==> flow/design.v <==
`timescale 1ns / 1ps
module fir
#(
    parameter   DIN_WIDTH    = 8    ,    
                FIR_TAP      = 16   ,    
                COEF_WIDTH   = 8    ,    
                DOUT_WIDTH   = 8        
)
(
    input           clk         ,
    input           rst_n       ,
    input           load_sw     ,                
    input       [ DIN_WIDTH-1:0]    data_in ,    
    input       [COEF_WIDTH-1:0]    coff_in ,    
    output      [DOUT_WIDTH-1:0]    data_out     
    );
localparam  PROD_WIDTH   = DIN_WIDTH + COEF_WIDTH,  
            ADD_WIDTH    = PROD_WIDTH + clogb2(FIR_TAP) ; 
reg [DIN_WIDTH-1:0] data_in_r;
wire [ADD_WIDTH-1:0] data_out_w;
reg [COEF_WIDTH-1:0] coff [FIR_TAP-1:0];     
wire [PROD_WIDTH-1:0] prod [FIR_TAP-1:0];    
reg [ADD_WIDTH-1:0] sum [FIR_TAP-1:0];       
always @(posedge clk or negedge rst_n) begin: LOAD
    integer i;
    if (!rst_n) begin
        for (i = 0; i <= FIR_TAP-1; i = i +1) begin
            coff[i] <= 'd0;
        end
        data_in_r <= 'd0;
    end else if(!load_sw) begin      
        coff[FIR_TAP-1] <= coff_in;
        for (i = FIR_TAP-1; i > 0; i = i -1) begin
            coff[i-1] <= coff[i];
        end
    end else begin
        data_in_r <= data_in;        
    end
end
genvar k;
generate
    for (k = 0; k < FIR_TAP; k = k + 1) begin
        assign prod[k] = data_in_r * coff[k];
    end
endgenerate
always @(posedge clk or negedge rst_n) begin: SOP
    integer m;
    if (!rst_n) begin
        for (m = 0; m < FIR_TAP; m = m + 1) begin
            sum[m] <= 'd0;
        end
    end else begin
        sum[FIR_TAP-1] <= prod[FIR_TAP-1];
        for (m = FIR_TAP-1; m > 0; m = m - 1) begin
            sum[m-1] <= prod[m-1] + sum[m];
        end
    end
end
assign data_out_w = sum[0];
assign data_out = data_out_w[ADD_WIDTH-1:ADD_WIDTH-DOUT_WIDTH];
function integer clogb2 (input integer depth);
    begin
        for(clogb2=0; depth>1; clogb2=clogb2+1)
        depth = depth >> 1;
    end
endfunction
endmodule
# --- Step by step through the tools: fir ---
# Each step is given for the RTL above and for the edited RTL.
# "before" refers to lines of the RTL above, "after" to lines of the edited file.
# "delta": "after" minus "before" as printed here. "rel_change_pct": 100 x difference / "before".
# Library cell names are shortened.
design:
  top: "fir"
  clock: "clk"
  cell_library: "sky130hd"
  lib_corner: "tt_025C_1v80"

# --- Diff ---
# Unified diff, file above to edited file.
# This change comes from a script, not from a designer. The edited design behaves differently; no optimisation was intended.
# begin of diff
@@ -57,5 +57,7 @@
     end
 end
-assign data_out_w = sum[0];
+reg [ADD_WIDTH-1:0] data_out_w_p1;
+always @(posedge clk) data_out_w_p1 <= sum[0];
+assign data_out_w = data_out_w_p1;
 assign data_out = data_out_w[ADD_WIDTH-1:ADD_WIDTH-DOUT_WIDTH];
 function integer clogb2 (input integer depth);
# end of diff

# --- Elaborated design ---
# Counts by Yosys on the flattened word-level netlist (proc, flatten, opt, wreduce). Print and check cells are left out. Cells with the same type and inputs are merged into one.
op_classes:
  columns: ["element", "before", "after", "delta", "rel_change_pct"]
  rows:
  - ["n_mul", 16, 16, 0, 0.00]
  - ["add_sub_neg", 15, 15, 0, 0.00]
# Operator kinds equal on both sides are left out: 4.
word_totals:
  columns: ["element", "before", "after", "delta", "rel_change_pct"]
  rows:
  - ["register_bits", 449, 469, 20, 4.45]
  - ["elab_cells", 64, 65, 1, 1.56]
  - ["inputBits", 19, 19, 0, 0.00]

# --- Longest topological paths ---
# Yosys ltp: most cells in a row. Word level: on the elaborated netlist, between registers, memories and ports. Mapped: between sequential cells and ports; inverters and the memories' decode and read muxes count.
depth:
  columns: ["element", "before", "after", "delta", "rel_change_pct"]
  rows:
  - ["depth_word", 2, 2, 0, 0.00]
  - ["abc_area", "0", "0", null, null]
  - ["mapped_depth", 21, 21, 0, 0.00]
  - ["mapped_depth_nobuf", 18, 18, 0, 0.00]

# --- After synthesis ---
# Source: synth_stat.txt of the flow (Yosys; design flattened, memories mapped). It holds for the ABC_AREA given above (unset counts as 0); a run with the other value may have another netlist.
by_type:
  columns: ["cell_type", "before", "after", "delta", "rel_change_pct"]
  rows:
  - ["o21ai_0", 99, 32, -67, -67.68]
  - ["o21ai_1", 1, 52, 51, 5100.00]
  - ["nor2_1", 77, 117, 40, 51.95]
  - ["inv_1", 1479, 1508, 29, 1.96]
  - ["a21o_1", 74, 53, -21, -28.38]
  - ["a21oi_1", 131, 148, 17, 12.98]
  - ["xor2_1", 61, 47, -14, -22.95]
  - ["nor3_1", 30, 41, 11, 36.67]
  - ["nand2_1", 541, 551, 10, 1.85]
  - ["o211ai_1", 5, 15, 10, 200.00]
  - ["a31oi_1", 22, 13, -9, -40.91]
  - ["a21boi_1", 0, 8, 8, null]
  - ["dfxtp_1", 0, 8, 8, null]
  - ["clkbuf_1", 189, 182, -7, -3.70]
  - ["buf_1", 40, 47, 7, 17.50]
  - ["a211o_1", 2, 9, 7, 350.00]
  - ["nand3_1", 23, 29, 6, 26.09]
  - ["a21boi_0", 6, 0, -6, -100.00]
# Cell types equal on both sides are left out: 18.
# The list need not be complete.
synth_totals:
  columns: ["element", "before", "after", "delta", "rel_change_pct"]
  rows:
  - ["n_buf", 230, 230, 0, 0.00]
  - ["cell_count", 5725, 5827, 102, 1.78]
  - ["flip_flops", 434, 442, 8, 1.84]
  - ["area_um2", 54254.5, 54777.5, 523.0, 0.96]

# --- Worst setup path after synthesis ---
# Source: OpenSTA report_checks on the synthesized netlist (no wires, ideal clock, input and output delay 20% of the period each), path of least setup slack; recovery checks are left aside. Register names are those of the netlist, which keeps one name where synthesis merged equal registers.
synth_path:
  columns: ["element", "before", "after", "delta", "rel_change_pct"]
  rows:
  - ["path_kind", "flip-flop to flip-flop", "flip-flop to flip-flop", null, null]
  - ["start", "register data_in_r[6]", "register data_in_r[7]", null, null]
  - ["end", "register sum[1][16]", "register sum[4][18]", null, null]
  - ["delay_ns", 4.968, 5.087, 0.119, 2.40]
  - ["setup_ns", 0.124, 0.068, -0.056, null]
  - ["path_stages", 20, 18, -2, -10.00]
  - ["setup_slack_ns", 2.033, 1.913, -0.120, null]
  - ["tclk_ns", 7.0, 7.0, 0.0, 0.00]
  - ["n_path_buf", 3, 3, 0, 0.00]
  - ["arrival_time_ns", 4.844, 5.019, 0.175, 3.61]
  - ["t_first_pin_ns", 0.000, 0.000, 0.000, null]
  - ["synth_period_reached_ns", 4.967, 5.087, 0.120, 2.42]
# "delay_ns" is the arrival time less input delay plus setup time.
# "path_stages": output pins that drive a net of the path, with the launching flip-flop's if there is one; two outputs of one cell count as two.
# "synth_period_reached_ns" is the clock period less the worst setup slack; recovery checks do not enter. This is arithmetic on one report: input and output delays are still those of the set period (20% each).
# The rows between start and end are the longest chain of elaborated cells between them; the timing report does not say that the signal goes this way. Where chains are equally long, one stands for them.
# Each line given opens the expression or statement behind the cell; cells for indexed reads and writes are added by Yosys, which also makes memories of some case tables.
synth_via_before:
  cell_sequence: "dfrtp_1 > clkbuf_1 > clkbuf_1 > clkbuf_1 > nand2_1 > fa_1 > inv_1 > fa_1 > inv_1 > fa_1 > fa_1 > inv_1 > ha_1 > o21ai_0 > nor2_1 > or4_1 > a31oi_1 > o21ai_1 > or2_2 > xor2_1"
  elab_chain_len: 2
  cone_cells: 2
  lines_between: 2
  cone_classes: "1 x add/sub; 1 x mul"
synth_lines_before:
  columns: ["element", "line_no", "source"]
  rows:
  - ["from (decl)", 19, "reg [DIN_WIDTH-1:0] data_in_r;"]
  - ["from (assign)", 30, "data_in_r <= 'd0;"]
  - ["from (assign)", 37, "data_in_r <= data_in;"]
  - ["multiplier 8 x 8 -> 16 bit", 43, "assign prod[k] = data_in_r * coff[k];"]
  - ["adder 16 x 20 -> 20 bit", 55, "sum[m-1] <= prod[m-1] + sum[m];"]
  - ["to (assign)", 50, "sum[m] <= 'd0;"]
  - ["to (assign)", 55, null]
  - ["to (decl)", 23, "reg [ADD_WIDTH-1:0] sum [FIR_TAP-1:0];"]
synth_via_after:
  cell_sequence: "dfrtp_1 > clkbuf_1 > clkbuf_1 > clkbuf_1 > nand2_1 > fa_1 > inv_1 > fa_1 > fa_1 > fa_1 > ha_1 > a2111oi_4 > inv_2 > a31oi_2 > o31ai_1 > o31a_1 > or4_1 > nand3_1"
  elab_chain_len: 2
  cone_cells: 2
  lines_between: 2
  cone_classes: "1 x add/sub; 1 x mul"
synth_lines_after:
  columns: ["element", "line_no", "source"]
  rows:
  - ["from (decl)", 19, "reg [DIN_WIDTH-1:0] data_in_r;"]
  - ["from (assign)", 30, "data_in_r <= 'd0;"]
  - ["from (assign)", 37, "data_in_r <= data_in;"]
  - ["multiplier 8 x 8 -> 16 bit", 43, "assign prod[k] = data_in_r * coff[k];"]
  - ["adder 16 x 20 -> 20 bit", 55, "sum[m-1] <= prod[m-1] + sum[m];"]
  - ["to (assign)", 50, "sum[m] <= 'd0;"]
  - ["to (assign)", 55, null]
  - ["to (decl)", 23, "reg [ADD_WIDTH-1:0] sum [FIR_TAP-1:0];"]

# --- Path in the finished layout ---
# Path of least setup slack in the final report of each run of pair A (OpenROAD, finished layout, wires in). Where an end is a register, its clock arrival counts in the times.
layout_path:
  columns: ["element", "before", "after", "delta", "rel_change_pct"]
  rows:
  - ["path_kind", "flip-flop to flip-flop", "flip-flop to flip-flop", null, null]
  - ["start", "register data_in_r[5]", "register data_in_r[5]", null, null]
  - ["end", "register sum[5][17]", "register sum[9][19]", null, null]
  - ["setup_ns", 0.07, 0.08, 0.01, null]
  - ["path_stages", 18, 18, 0, 0.00]
  - ["setup_slack_ns", 1.21, 1.16, -0.05, null]
  - ["tclk_ns", 7.0, 7.0, 0.0, 0.00]
  - ["arrival_time_ns", 6.36, 6.44, 0.08, 1.26]
  - ["t_first_pin_ns", 0.65, 0.70, 0.05, 7.69]
  - ["n_path_buf", 1, 1, 0, 0.00]
# The rows between start and end are the longest chain of elaborated cells between them; the timing report does not say that the signal goes this way. Where chains are equally long, one stands for them.
layout_via_before:
  cell_sequence: "dfrtp_4 > buf_4 > nand2_1 > fa_1 > inv_1 > fa_1 > inv_1 > fa_1 > fa_1 > inv_1 > ha_1 > o21ai_0 > o21ai_0 > and4_1 > nor3_1 > o31ai_1 > a21oi_1 > xnor2_1"
  elab_chain_len: 2
  cone_cells: 2
  lines_between: 2
  cone_classes: "1 x add/sub; 1 x mul"
layout_lines_before:
  columns: ["element", "line_no", "source"]
  rows:
  - ["from (decl)", 19, "reg [DIN_WIDTH-1:0] data_in_r;"]
  - ["from (assign)", 30, "data_in_r <= 'd0;"]
  - ["from (assign)", 37, "data_in_r <= data_in;"]
  - ["multiplier 8 x 8 -> 16 bit", 43, "assign prod[k] = data_in_r * coff[k];"]
  - ["adder 16 x 20 -> 20 bit", 55, "sum[m-1] <= prod[m-1] + sum[m];"]
  - ["to (assign)", 50, "sum[m] <= 'd0;"]
  - ["to (assign)", 55, null]
  - ["to (decl)", 23, "reg [ADD_WIDTH-1:0] sum [FIR_TAP-1:0];"]
layout_via_after:
  cell_sequence: "dfrtp_4 > buf_4 > nand2_1 > fa_1 > fa_1 > inv_1 > fa_1 > inv_1 > fa_1 > inv_1 > ha_1 > nand2_1 > o211ai_1 > a21oi_1 > a221oi_1 > a31oi_1 > a21boi_1 > xor2_1"
  elab_chain_len: 2
  cone_cells: 2
  lines_between: 2
  cone_classes: "1 x add/sub; 1 x mul"
layout_lines_after:
  columns: ["element", "line_no", "source"]
  rows:
  - ["from (decl)", 19, "reg [DIN_WIDTH-1:0] data_in_r;"]
  - ["from (assign)", 30, "data_in_r <= 'd0;"]
  - ["from (assign)", 37, "data_in_r <= data_in;"]
  - ["multiplier 8 x 8 -> 16 bit", 43, "assign prod[k] = data_in_r * coff[k];"]
  - ["adder 16 x 20 -> 20 bit", 55, "sum[m-1] <= prod[m-1] + sum[m];"]
  - ["to (assign)", 50, "sum[m] <= 'd0;"]
  - ["to (assign)", 55, null]
  - ["to (decl)", 23, "reg [ADD_WIDTH-1:0] sum [FIR_TAP-1:0];"]

# --- Flow runs ---
# Both versions went through the flow (Yosys, OpenROAD) with the same settings in each pair. Constraints: input delay and output delay 20% of the set period each, output load 0.01 pF.
flow_settings_pair_A:
  CORE_UTILIZATION: 40
  period_ns: 7.0
  CAP_MARGIN: 20
  CORE_MARGIN: 2
  SLEW_MARGIN: 20
results_pair_A:
  columns: ["element", "before", "after", "delta", "rel_change_pct"]
  rows:
  - ["timing.setup.ws_ns", 1.214, 1.156, -0.058, null]
  - ["synthesis_area_um2", 54254.5, 54777.5, 523.0, 0.96]
  - ["setupTns_ns", 0.000, 0.000, 0.000, null]
  - ["finalUtil_pct", 43.1, 43.4, 0.3, null]
  - ["finalCellArea_um2", 58142.0, 58856.4, 714.4, 1.23]
  - ["die_footprint_um2", 138600.0, 139921.0, 1321.0, 0.95]
  - ["final_hold_ws_ns", 0.449, 0.331, -0.118, null]
  - ["period_less_ws_ns", 5.786, 5.844, 0.058, 1.00]
flow_settings_pair_B:
  CORE_UTILIZATION: 56
  PLACE_DENSITY_LB_ADDON: 0.11
  SETUP_SLACK_MARGIN: 1.73
  TNS_END_PERCENT: 45
  period_ns: 7.72
  CAP_MARGIN: 20
  CORE_MARGIN: 2
  SLEW_MARGIN: 20
results_pair_B:
  columns: ["element", "before", "after", "delta", "rel_change_pct"]
  rows:
  - ["timing.setup.ws_ns", 1.992, 1.956, -0.036, null]
  - ["synthesis_area_um2", 54254.5, 54777.5, 523.0, 0.96]
  - ["setupTns_ns", 0.000, 0.000, 0.000, null]
  - ["finalUtil_pct", 59.9, 60.0, 0.1, null]
  - ["finalCellArea_um2", 57712.9, 58143.3, 430.4, 0.75]
  - ["die_footprint_um2", 99388.9, 100334.0, 945.1, 0.95]
  - ["final_hold_ws_ns", 0.438, 0.339, -0.099, null]
  - ["period_less_ws_ns", 5.728, 5.764, 0.036, 0.63]
# "period_less_ws_ns": clock period set for the run, less the worst setup slack. It is reckoned from that one timing run; input and output delays stay at 20% of the period that was set.
